==> flow/design.v <==
module alu (
    input               i_clk,
    input               i_rst_n,
    input               i_valid,
    input signed [11:0] i_data_a,
    input signed [11:0] i_data_b,
    input        [2:0]  i_inst,
    output              o_valid,
    output       [11:0] o_data,
    output              o_overflow
);
reg  [11:0] o_data_w, o_data_r;
reg         o_valid_w, o_valid_r;
reg         o_overflow_w, o_overflow_r;
reg  [19:0] data_old;
reg         overflow_old;
wire [12:0] data_add, data_sub, data_mean;
wire [23:0] data_mul;
wire [19:0] data_mul_round;
wire [20:0] data_mac;
wire [11:0] data_a_abs, data_b_abs;
assign o_valid = o_valid_r;
assign o_data = o_data_r;
assign o_overflow = o_overflow_r;
assign data_add = {i_data_a[11], i_data_a} + {i_data_b[11], i_data_b};
assign data_sub = {i_data_a[11], i_data_a} - {i_data_b[11], i_data_b};
assign data_mul = {{12{i_data_a[11]}}, i_data_a} * {{12{i_data_b[11]}}, i_data_b};
assign data_mul_round = {data_mul[23], data_mul[23:5]} + {19'd0, data_mul[4]};
assign data_mac = {data_mul_round[19], data_mul_round} + {data_old[19], data_old};
assign data_mean = data_add >> 1;
assign data_a_abs = i_data_a[11]? ~(i_data_a)+12'd1: i_data_a;
assign data_b_abs = i_data_b[11]? ~(i_data_b)+12'd1: i_data_b;
always@(*) begin
  o_data_w = 12'd0;
  o_valid_w = i_valid;
  o_overflow_w = 1'b0;
  case(i_inst)
    3'b000: begin  
      o_overflow_w = ^data_add[12:11];
      o_data_w = data_add[11:0];
    end
    3'b001: begin  
      o_overflow_w = ^data_sub[12:11];
      o_data_w = data_sub[11:0];
    end
    3'b010: begin  
      o_data_w = data_mul_round[11:0];
      o_overflow_w = ~(data_mul_round[19:11] == 9'b1_1111_1111 | data_mul_round[19:11] == 9'b0_0000_0000);
    end
    3'b011: begin  
      o_data_w = data_mac[11:0]; 
      o_overflow_w = ~(data_mac[20:11] == 10'b11_1111_1111 | data_mac[20:11] == 10'b00_0000_0000) | overflow_old;
    end
    3'b100: begin  
      o_data_w = ~(i_data_a ^ i_data_b);
    end
    3'b101: begin  
      o_data_w = ~i_data_a[11]? i_data_a: 12'd0;
    end
    3'b110: begin  
      o_data_w = data_mean[11:0];
    end
    3'b111: begin  
      o_data_w = (data_a_abs >= data_b_abs)? data_a_abs: data_b_abs;
    end
  endcase
end
always@(posedge i_clk or negedge i_rst_n) begin
  if(~i_rst_n) begin
    o_data_r <= 12'd0;
    o_overflow_r <= 1'b0;
    o_valid_r <= 1'b0;
  end 
  else begin
    o_data_r <= o_data_w;
    o_overflow_r <= o_overflow_w;
    o_valid_r <= o_valid_w;
  end
end
always@(posedge i_clk or negedge i_rst_n) begin
  if(~i_rst_n) begin
    data_old <= 20'd0;
    overflow_old <= 1'b0;
  end
  else if(i_valid) begin
    if(i_inst == 3'b011)begin
      data_old <= {{8{o_data_w[11]}}, o_data_w};
      overflow_old <= o_overflow_w;
    end
    else begin
      data_old <= 20'd0;
      overflow_old <= 1'b0;
    end
  end
end
endmodule
# Reports on alu
# Module alu before and after one edit of its RTL, step after step.
# "before" refers to lines of the RTL above, "after" to lines of the edited file.
# "delta" is "after" less "before", of the values as shown; "change_rel_pct" is that difference over "before", in percent.
# Not given: n/a
dict set report setup {
  top {alu}
  clock_port {i_clk}
  lib {sky130hd}
  lib_corner {tt_025C_1v80}
}

# Diff
# The edit as a unified diff against the file above.
# A script made this edit. It changes what the design does and was not meant as an optimisation.
# begin of diff
@@ -83,5 +83,5 @@
     overflow_old <= 1'b0;
   end
-  else if(i_valid) begin
+  else begin
     if(i_inst == 3'b011)begin
       data_old <= {{8{o_data_w[11]}}, o_data_w};
# end of diff

# Word-level counts
# Yosys after proc, flatten, opt, wreduce and memory -nomap, before mapping. Memory bits, and registers merged into a memory's read port (data or address), are not among the register bits. Print and check cells are not counted. Equal cells are merged and count once.
# element before after delta change_rel_pct
set word_totals {}
lappend word_totals {reg_bits 35 35 0 0.00}
lappend word_totals {out_inout_bits 14 14 0 0.00}
lappend word_totals {word_cells 45 45 0 0.00}
# element before after delta change_rel_pct
set op_classes {}
lappend op_classes {n_addsub 6 6 0 0.00}
lappend op_classes {multipliers 1 1 0 0.00}
lappend op_classes {n_cmp 1 1 0 0.00}
lappend op_classes {eq_ne 9 9 0 0.00}
lappend op_classes {mux 8 8 0 0.00}
lappend op_classes {n_logic 9 9 0 0.00}
lappend op_classes {reduce_logical 6 6 0 0.00}
# operator before after delta change_rel_pct
set ops {}
lappend ops {{3-bit == test with constant B} 4 4 0 0.00}
lappend ops {{12-bit two-way mux} 3 3 0 0.00}
lappend ops {{12-bit NOT} 3 3 0 0.00}
lappend ops {{1-bit bitwise OR} 3 3 0 0.00}
lappend ops {{12-bit by 1-bit adder with 12-bit output with constant B} 2 2 0 0.00}
lappend ops {{3-bit by 2-bit == test with 1-bit output with constant B} 2 2 0 0.00}
lappend ops {{1-bit NOT} 2 2 0 0.00}
lappend ops {{2-bit parity} 2 2 0 0.00}
lappend ops {{12-bit by 12-bit adder with 13-bit output} 1 1 0 0.00}
lappend ops {{19-bit by 2-bit adder with 20-bit output} 1 1 0 0.00}
lappend ops {{20-bit by 20-bit adder with 21-bit output} 1 1 0 0.00}
lappend ops {{10-bit == test with constant B} 1 1 0 0.00}
lappend ops {{3-bit by 1-bit == test with 1-bit output with constant B} 1 1 0 0.00}
lappend ops {{9-bit == test with constant B} 1 1 0 0.00}
lappend ops {{12-bit greater-or-equal comparator} 1 1 0 0.00}
lappend ops {{10-bit zero test} 1 1 0 0.00}
lappend ops {{3-bit zero test} 1 1 0 0.00}
lappend ops {{9-bit zero test} 1 1 0 0.00}
lappend ops {{12-bit by 12-bit multiplier with 24-bit output} 1 1 0 0.00}
lappend ops {{1-bit two-way mux} 1 1 0 0.00}
lappend ops {{11-bit two-way mux} 1 1 0 0.00}
lappend ops {{20-bit two-way mux} 1 1 0 0.00}
lappend ops {{1-bit parallel mux with 5-bit select} 1 1 0 0.00}
lappend ops {{12-bit parallel mux with 8-bit select} 1 1 0 0.00}
lappend ops {{4-bit OR reduction} 1 1 0 0.00}
lappend ops {{12-bit by 12-bit subtractor with 13-bit output} 1 1 0 0.00}
lappend ops {{12-bit XOR} 1 1 0 0.00}

# Depth
# Yosys ltp: most cells in a row. Word level: on the elaborated netlist, between registers, memories and ports. Mapped: between sequential cells and ports; inverters and the memories' decode and read muxes count.
# element before after delta change_rel_pct
set logic_depth {}
lappend logic_depth {depth_word 9 9 0 0.00}
lappend logic_depth {ABC_AREA 0 0 n/a n/a}
lappend logic_depth {ltp_mapped 34 34 0 0.00}
lappend logic_depth {ltp_nobuf 33 32 -1 -3.03}

# Netlist
# Yosys stat after the flow's synthesis: flattened, memories mapped to cells. It holds for the ABC_AREA given above (unset counts as 0); a run with the other value may have another netlist.
# cell before after delta change_rel_pct
set by_type {}
lappend by_type {sky130_fd_sc_hd__a21oi_1 72 56 -16 -22.22}
lappend by_type {sky130_fd_sc_hd__inv_1 217 229 12 5.53}
lappend by_type {sky130_fd_sc_hd__nor3_1 30 42 12 40.00}
lappend by_type {sky130_fd_sc_hd__a211oi_1 10 19 9 90.00}
lappend by_type {sky130_fd_sc_hd__xor2_1 27 19 -8 -29.63}
lappend by_type {sky130_fd_sc_hd__mux2_2 9 1 -8 -88.89}
lappend by_type {sky130_fd_sc_hd__nand3_1 28 22 -6 -21.43}
lappend by_type {sky130_fd_sc_hd__o22ai_1 11 5 -6 -54.55}
lappend by_type {sky130_fd_sc_hd__nand2b_1 20 15 -5 -25.00}
lappend by_type {sky130_fd_sc_hd__nor2b_1 17 12 -5 -29.41}
lappend by_type {sky130_fd_sc_hd__o211ai_1 14 9 -5 -35.71}
lappend by_type {sky130_fd_sc_hd__or3_1 13 8 -5 -38.46}
lappend by_type {sky130_fd_sc_hd__a31oi_1 11 16 5 45.45}
lappend by_type {sky130_fd_sc_hd__buf_2 1 6 5 500.00}
lappend by_type {sky130_fd_sc_hd__a2bb2oi_1 0 5 5 n/a}
lappend by_type {sky130_fd_sc_hd__nand2_1 135 139 4 2.96}
lappend by_type {sky130_fd_sc_hd__a22oi_1 6 2 -4 -66.67}
lappend by_type {sky130_fd_sc_hd__nor4_1 5 9 4 80.00}
# The list need not be complete.
# element before after delta change_rel_pct
set synth_totals {}
lappend synth_totals {cell_count 1312 1321 9 0.69}
lappend synth_totals {area_um2 10472.5 10531.4 58.9 0.56}
lappend synth_totals {ff_cells 27 27 0 0.00}
lappend synth_totals {buf_cells 54 57 3 5.56}

# Timing after synthesis
# Source: OpenSTA report_checks on the synthesized netlist (no wires, ideal clock, input and output delay 20% of the period each), path of least setup slack; recovery checks are left aside. Register names are those of the netlist, which keeps one name where synthesis merged equal registers.
# element before after delta change_rel_pct
set synth_path {}
lappend synth_path {path_kind input-to-reg input-to-reg n/a n/a}
lappend synth_path {from {in i_data_a[11]} {in i_data_a[7]} n/a n/a}
lappend synth_path {to {reg overflow_old} {reg o_overflow_r} n/a n/a}
lappend synth_path {clock_period_ps 10000 10000 0 0.00}
lappend synth_path {in_delay_ps 2000 2000 0 0.00}
lappend synth_path {setup_ps 144 124 -20 n/a}
lappend synth_path {t_first_pin_ps 2000 2000 0 0.00}
lappend synth_path {arrival_time_ps 9843 9508 -335 -3.40}
lappend synth_path {required_ps 9856 9876 20 0.20}
lappend synth_path {slack_ps 13 368 355 n/a}
lappend synth_path {delay_ps 7987 7632 -355 -4.44}
lappend synth_path {stages 33 29 -4 -12.12}
lappend synth_path {synth_period_reached_ps 9987 9632 -355 -3.55}
# "delay_ps" is the arrival time less input delay plus setup time.
# "stages" counts driving pins, that of a launching flip-flop among them; a cell with two outputs on the path counts twice.
# "synth_period_reached_ps" = period - worst setup slack (recovery checks aside). The figure is calculated, with input and output delays left at 20% of the set period.
# The rows between start and end are the longest chain of elaborated cells between them; the timing report does not say that the signal goes this way. Where chains are equally long, one stands for them.
# A line is the first line of the expression or statement that the cell stems from. Yosys adds cells for indexed reads and writes and turns some case tables into memories.
# A register here has more assigning lines than the two given.
dict set report synth_between_before {
  cell_sequence {sky130_fd_sc_hd__clkbuf_1 -> sky130_fd_sc_hd__clkbuf_1 -> sky130_fd_sc_hd__nand2_1 -> sky130_fd_sc_hd__inv_1 -> sky130_fd_sc_hd__fa_1 -> sky130_fd_sc_hd__ha_1 -> sky130_fd_sc_hd__inv_1 -> sky130_fd_sc_hd__fa_1 -> sky130_fd_sc_hd__inv_1 -> sky130_fd_sc_hd__fa_1 -> sky130_fd_sc_hd__inv_1 -> sky130_fd_sc_hd__fa_1 -> sky130_fd_sc_hd__inv_1 -> sky130_fd_sc_hd__ha_1 -> sky130_fd_sc_hd__a21o_1 -> sky130_fd_sc_hd__nor3_1 -> sky130_fd_sc_hd__nand3_1 -> sky130_fd_sc_hd__a221o_1 -> sky130_fd_sc_hd__nor4b_4 -> sky130_fd_sc_hd__and4_1 -> sky130_fd_sc_hd__nor2_1 -> sky130_fd_sc_hd__ha_1 -> sky130_fd_sc_hd__clkbuf_1 -> sky130_fd_sc_hd__and2_1 -> sky130_fd_sc_hd__o311ai_0 -> sky130_fd_sc_hd__a21oi_1 -> sky130_fd_sc_hd__a41o_1 -> sky130_fd_sc_hd__a21o_1 -> sky130_fd_sc_hd__nand2_1 -> sky130_fd_sc_hd__a31o_2 -> sky130_fd_sc_hd__or4_1 -> sky130_fd_sc_hd__nor3b_1 -> sky130_fd_sc_hd__o32ai_1}
  elab_chain_cells 9
}
# element line_no
set synth_rtl_before {}
lappend synth_rtl_before {{start, declared} 5} ;# input signed [11:0] i_data_a,
lappend synth_rtl_before {{12-bit by 12-bit multiplier with 24-bit output} 27} ;# assign data_mul = {{12{i_data_a[11]}}, i_data_a} * {{12{i_data_b[11]}}, i_data_b};
lappend synth_rtl_before {{19-bit by 2-bit adder with 20-bit output} 28} ;# assign data_mul_round = {data_mul[23], data_mul[23:5]} + {19'd0, data_mul[4]};
lappend synth_rtl_before {{20-bit by 20-bit adder with 21-bit output} 29} ;# assign data_mac = {data_mul_round[19], data_mul_round} + {data_old[19], data_old};
lappend synth_rtl_before {{10-bit == test} 52} ;# o_overflow_w = ~(data_mac[20:11] == 10'b11_1111_1111 | data_mac[20:11] == 10'b00_0000_0000) | overflow_old;
lappend synth_rtl_before {{1-bit bitwise OR} 52}
lappend synth_rtl_before {{1-bit NOT} 52}
lappend synth_rtl_before {{1-bit bitwise OR} 52}
lappend synth_rtl_before {{1-bit parallel mux with 5-bit select} 37} ;# case(i_inst)
lappend synth_rtl_before {{1-bit two-way mux} 86} ;# if(i_inst == 3'b011)begin
lappend synth_rtl_before {{end, assigned} 83} ;# overflow_old <= 1'b0;
lappend synth_rtl_before {{end, assigned} 88} ;# overflow_old <= o_overflow_w;
lappend synth_rtl_before {{end, declared} 16} ;# reg         overflow_old;
dict set report synth_between_after {
  cell_sequence {sky130_fd_sc_hd__clkbuf_1 -> sky130_fd_sc_hd__clkbuf_1 -> sky130_fd_sc_hd__nand2_1 -> sky130_fd_sc_hd__fa_1 -> sky130_fd_sc_hd__fa_1 -> sky130_fd_sc_hd__fa_1 -> sky130_fd_sc_hd__inv_1 -> sky130_fd_sc_hd__fa_1 -> sky130_fd_sc_hd__fa_1 -> sky130_fd_sc_hd__ha_1 -> sky130_fd_sc_hd__buf_2 -> sky130_fd_sc_hd__o21ai_0 -> sky130_fd_sc_hd__nor2_1 -> sky130_fd_sc_hd__o21ai_0 -> sky130_fd_sc_hd__xnor2_1 -> sky130_fd_sc_hd__nand4_1 -> sky130_fd_sc_hd__mux2_2 -> sky130_fd_sc_hd__a211oi_1 -> sky130_fd_sc_hd__xnor2_1 -> sky130_fd_sc_hd__ha_1 -> sky130_fd_sc_hd__nand3_1 -> sky130_fd_sc_hd__o21ai_0 -> sky130_fd_sc_hd__a31oi_1 -> sky130_fd_sc_hd__nor4_1 -> sky130_fd_sc_hd__nor3_1 -> sky130_fd_sc_hd__o21a_1 -> sky130_fd_sc_hd__or2_2 -> sky130_fd_sc_hd__o311a_1 -> sky130_fd_sc_hd__a211o_1}
  elab_chain_cells 8
}
# element line_no
set synth_rtl_after {}
lappend synth_rtl_after {{start, declared} 5} ;# input signed [11:0] i_data_a,
lappend synth_rtl_after {{12-bit by 12-bit multiplier with 24-bit output} 27} ;# assign data_mul = {{12{i_data_a[11]}}, i_data_a} * {{12{i_data_b[11]}}, i_data_b};
lappend synth_rtl_after {{19-bit by 2-bit adder with 20-bit output} 28} ;# assign data_mul_round = {data_mul[23], data_mul[23:5]} + {19'd0, data_mul[4]};
lappend synth_rtl_after {{20-bit by 20-bit adder with 21-bit output} 29} ;# assign data_mac = {data_mul_round[19], data_mul_round} + {data_old[19], data_old};
lappend synth_rtl_after {{10-bit == test} 52} ;# o_overflow_w = ~(data_mac[20:11] == 10'b11_1111_1111 | data_mac[20:11] == 10'b00_0000_0000) | overflow_old;
lappend synth_rtl_after {{1-bit bitwise OR} 52}
lappend synth_rtl_after {{1-bit NOT} 52}
lappend synth_rtl_after {{1-bit bitwise OR} 52}
lappend synth_rtl_after {{1-bit parallel mux with 5-bit select} 37} ;# case(i_inst)
lappend synth_rtl_after {{end, assigned} 71} ;# o_overflow_r <= 1'b0;
lappend synth_rtl_after {{end, assigned} 76} ;# o_overflow_r <= o_overflow_w;
lappend synth_rtl_after {{end, declared} 14} ;# reg         o_overflow_w, o_overflow_r;

# Timing after layout
# Path of least setup slack in the final report of each run of set A (OpenROAD, finished layout, wires in). Where an end is a register, its clock arrival counts in the times.
# The report prints the path's times to 10 ps; the period is as set.
# element before after delta change_rel_pct
set layout_path {}
lappend layout_path {path_kind input-to-reg input-to-reg n/a n/a}
lappend layout_path {from {in i_data_a[11]} {in i_data_a[7]} n/a n/a}
lappend layout_path {to {reg o_overflow_r} {reg o_overflow_r} n/a n/a}
lappend layout_path {clock_period_ps 9800 9800 0 0.00}
lappend layout_path {in_delay_ps 1960 1960 0 0.00}
lappend layout_path {setup_ps 140 110 -30 n/a}
lappend layout_path {t_first_pin_ps 1960 1960 0 0.00}
lappend layout_path {arrival_time_ps 9610 9740 130 1.35}
lappend layout_path {required_ps 9930 9960 30 0.30}
lappend layout_path {slack_ps 320 220 -100 n/a}
lappend layout_path {stages 33 32 -1 -3.03}
# The rows between start and end are the longest chain of elaborated cells between them; the timing report does not say that the signal goes this way. Where chains are equally long, one stands for them.
dict set report layout_between_before {
  cell_sequence {sky130_fd_sc_hd__clkdlybuf4s50_1 -> sky130_fd_sc_hd__buf_6 -> sky130_fd_sc_hd__inv_1 -> sky130_fd_sc_hd__nor2_1 -> sky130_fd_sc_hd__buf_4 -> sky130_fd_sc_hd__buf_4 -> sky130_fd_sc_hd__fa_1 -> sky130_fd_sc_hd__inv_1 -> sky130_fd_sc_hd__fa_1 -> sky130_fd_sc_hd__fa_1 -> sky130_fd_sc_hd__fa_1 -> sky130_fd_sc_hd__fa_1 -> sky130_fd_sc_hd__inv_1 -> sky130_fd_sc_hd__ha_1 -> sky130_fd_sc_hd__buf_4 -> sky130_fd_sc_hd__buf_4 -> sky130_fd_sc_hd__nor4_1 -> sky130_fd_sc_hd__a221o_1 -> sky130_fd_sc_hd__buf_4 -> sky130_fd_sc_hd__buf_4 -> sky130_fd_sc_hd__xor2_2 -> sky130_fd_sc_hd__ha_1 -> sky130_fd_sc_hd__a21o_1 -> sky130_fd_sc_hd__a21o_1 -> sky130_fd_sc_hd__a21o_1 -> sky130_fd_sc_hd__a21oi_1 -> sky130_fd_sc_hd__o21ai_0 -> sky130_fd_sc_hd__a21oi_1 -> sky130_fd_sc_hd__xor2_1 -> sky130_fd_sc_hd__o2111ai_1 -> sky130_fd_sc_hd__or4_4 -> sky130_fd_sc_hd__mux2i_1 -> sky130_fd_sc_hd__o211ai_1}
  elab_chain_cells 8
}
# element line_no
set layout_rtl_before {}
lappend layout_rtl_before {{start, declared} 5} ;# input signed [11:0] i_data_a,
lappend layout_rtl_before {{12-bit by 12-bit multiplier with 24-bit output} 27} ;# assign data_mul = {{12{i_data_a[11]}}, i_data_a} * {{12{i_data_b[11]}}, i_data_b};
lappend layout_rtl_before {{19-bit by 2-bit adder with 20-bit output} 28} ;# assign data_mul_round = {data_mul[23], data_mul[23:5]} + {19'd0, data_mul[4]};
lappend layout_rtl_before {{20-bit by 20-bit adder with 21-bit output} 29} ;# assign data_mac = {data_mul_round[19], data_mul_round} + {data_old[19], data_old};
lappend layout_rtl_before {{10-bit == test} 52} ;# o_overflow_w = ~(data_mac[20:11] == 10'b11_1111_1111 | data_mac[20:11] == 10'b00_0000_0000) | overflow_old;
lappend layout_rtl_before {{1-bit bitwise OR} 52}
lappend layout_rtl_before {{1-bit NOT} 52}
lappend layout_rtl_before {{1-bit bitwise OR} 52}
lappend layout_rtl_before {{1-bit parallel mux with 5-bit select} 37} ;# case(i_inst)
lappend layout_rtl_before {{end, assigned} 71} ;# o_overflow_r <= 1'b0;
lappend layout_rtl_before {{end, assigned} 76} ;# o_overflow_r <= o_overflow_w;
lappend layout_rtl_before {{end, declared} 14} ;# reg         o_overflow_w, o_overflow_r;
dict set report layout_between_after {
  cell_sequence {sky130_fd_sc_hd__clkdlybuf4s50_1 -> sky130_fd_sc_hd__buf_6 -> sky130_fd_sc_hd__buf_4 -> sky130_fd_sc_hd__ha_2 -> sky130_fd_sc_hd__inv_1 -> sky130_fd_sc_hd__fa_1 -> sky130_fd_sc_hd__inv_1 -> sky130_fd_sc_hd__fa_1 -> sky130_fd_sc_hd__fa_1 -> sky130_fd_sc_hd__fa_1 -> sky130_fd_sc_hd__inv_1 -> sky130_fd_sc_hd__fa_1 -> sky130_fd_sc_hd__inv_1 -> sky130_fd_sc_hd__ha_1 -> sky130_fd_sc_hd__buf_4 -> sky130_fd_sc_hd__buf_4 -> sky130_fd_sc_hd__and3_1 -> sky130_fd_sc_hd__nand3_1 -> sky130_fd_sc_hd__and4b_1 -> sky130_fd_sc_hd__nand4_1 -> sky130_fd_sc_hd__nor4_4 -> sky130_fd_sc_hd__buf_4 -> sky130_fd_sc_hd__nand2_1 -> sky130_fd_sc_hd__xnor2_2 -> sky130_fd_sc_hd__ha_1 -> sky130_fd_sc_hd__nand2_2 -> sky130_fd_sc_hd__nor4_4 -> sky130_fd_sc_hd__nor3_4 -> sky130_fd_sc_hd__o21a_1 -> sky130_fd_sc_hd__or2_2 -> sky130_fd_sc_hd__o311a_1 -> sky130_fd_sc_hd__a211o_1}
  elab_chain_cells 8
}
# element line_no
set layout_rtl_after {}
lappend layout_rtl_after {{start, declared} 5} ;# input signed [11:0] i_data_a,
lappend layout_rtl_after {{12-bit by 12-bit multiplier with 24-bit output} 27} ;# assign data_mul = {{12{i_data_a[11]}}, i_data_a} * {{12{i_data_b[11]}}, i_data_b};
lappend layout_rtl_after {{19-bit by 2-bit adder with 20-bit output} 28} ;# assign data_mul_round = {data_mul[23], data_mul[23:5]} + {19'd0, data_mul[4]};
lappend layout_rtl_after {{20-bit by 20-bit adder with 21-bit output} 29} ;# assign data_mac = {data_mul_round[19], data_mul_round} + {data_old[19], data_old};
lappend layout_rtl_after {{10-bit == test} 52} ;# o_overflow_w = ~(data_mac[20:11] == 10'b11_1111_1111 | data_mac[20:11] == 10'b00_0000_0000) | overflow_old;
lappend layout_rtl_after {{1-bit bitwise OR} 52}
lappend layout_rtl_after {{1-bit NOT} 52}
lappend layout_rtl_after {{1-bit bitwise OR} 52}
lappend layout_rtl_after {{1-bit parallel mux with 5-bit select} 37} ;# case(i_inst)
lappend layout_rtl_after {{end, assigned} 71} ;# o_overflow_r <= 1'b0;
lappend layout_rtl_after {{end, assigned} 76} ;# o_overflow_r <= o_overflow_w;
lappend layout_rtl_after {{end, declared} 14} ;# reg         o_overflow_w, o_overflow_r;

# Measured runs
# Both versions went through the flow (Yosys, OpenROAD) with the same settings in each pair. Constraints: input delay and output delay 20% of the set period each, output load 0.01 pF.
dict set report settings_set_A {
  CORE_UTILIZATION 40
  period_ns 9.8
  CAP_MARGIN 20
  CORE_MARGIN 2
  SLEW_MARGIN 20
}
# element before after delta change_rel_pct
set measured_set_A {}
lappend measured_set_A {synthesis_area_um2 10472.5 10531.4 58.9 0.56}
lappend measured_set_A {total_die_area_um2 27491.3 27642.4 151.1 0.55}
lappend measured_set_A {final_util_pct 51.0 52.5 1.5 n/a}
lappend measured_set_A {fin_ws_ps 321 217 -104 n/a}
lappend measured_set_A {worst_hold_slack_ps 521 619 98 n/a}
lappend measured_set_A {clock_period_reached_ps 9479 9583 104 1.10}
dict set report settings_set_B {
  ABC_AREA 0
  CAP_MARGIN 15
  CORE_MARGIN 9
  CORE_UTILIZATION 21
  GPL_TIMING_DRIVEN 0
  SLEW_MARGIN 20
  TNS_END_PERCENT 100
  period_ns 10.4
}
# element before after delta change_rel_pct
set measured_set_B {}
lappend measured_set_B {synthesis_area_um2 10472.5 10531.4 58.9 0.56}
lappend measured_set_B {total_die_area_um2 58232.9 58535.0 302.1 0.52}
lappend measured_set_B {final_util_pct 25.1 25.0 -0.1 n/a}
lappend measured_set_B {fin_ws_ps 263 278 15 n/a}
lappend measured_set_B {worst_hold_slack_ps 517 616 99 n/a}
lappend measured_set_B {clock_period_reached_ps 10137 10122 -15 -0.15}
# "clock_period_reached_ps" is the run's clock period less its worst setup slack. It is reckoned from that one timing run; input and output delays stay at 20% of the period that was set.
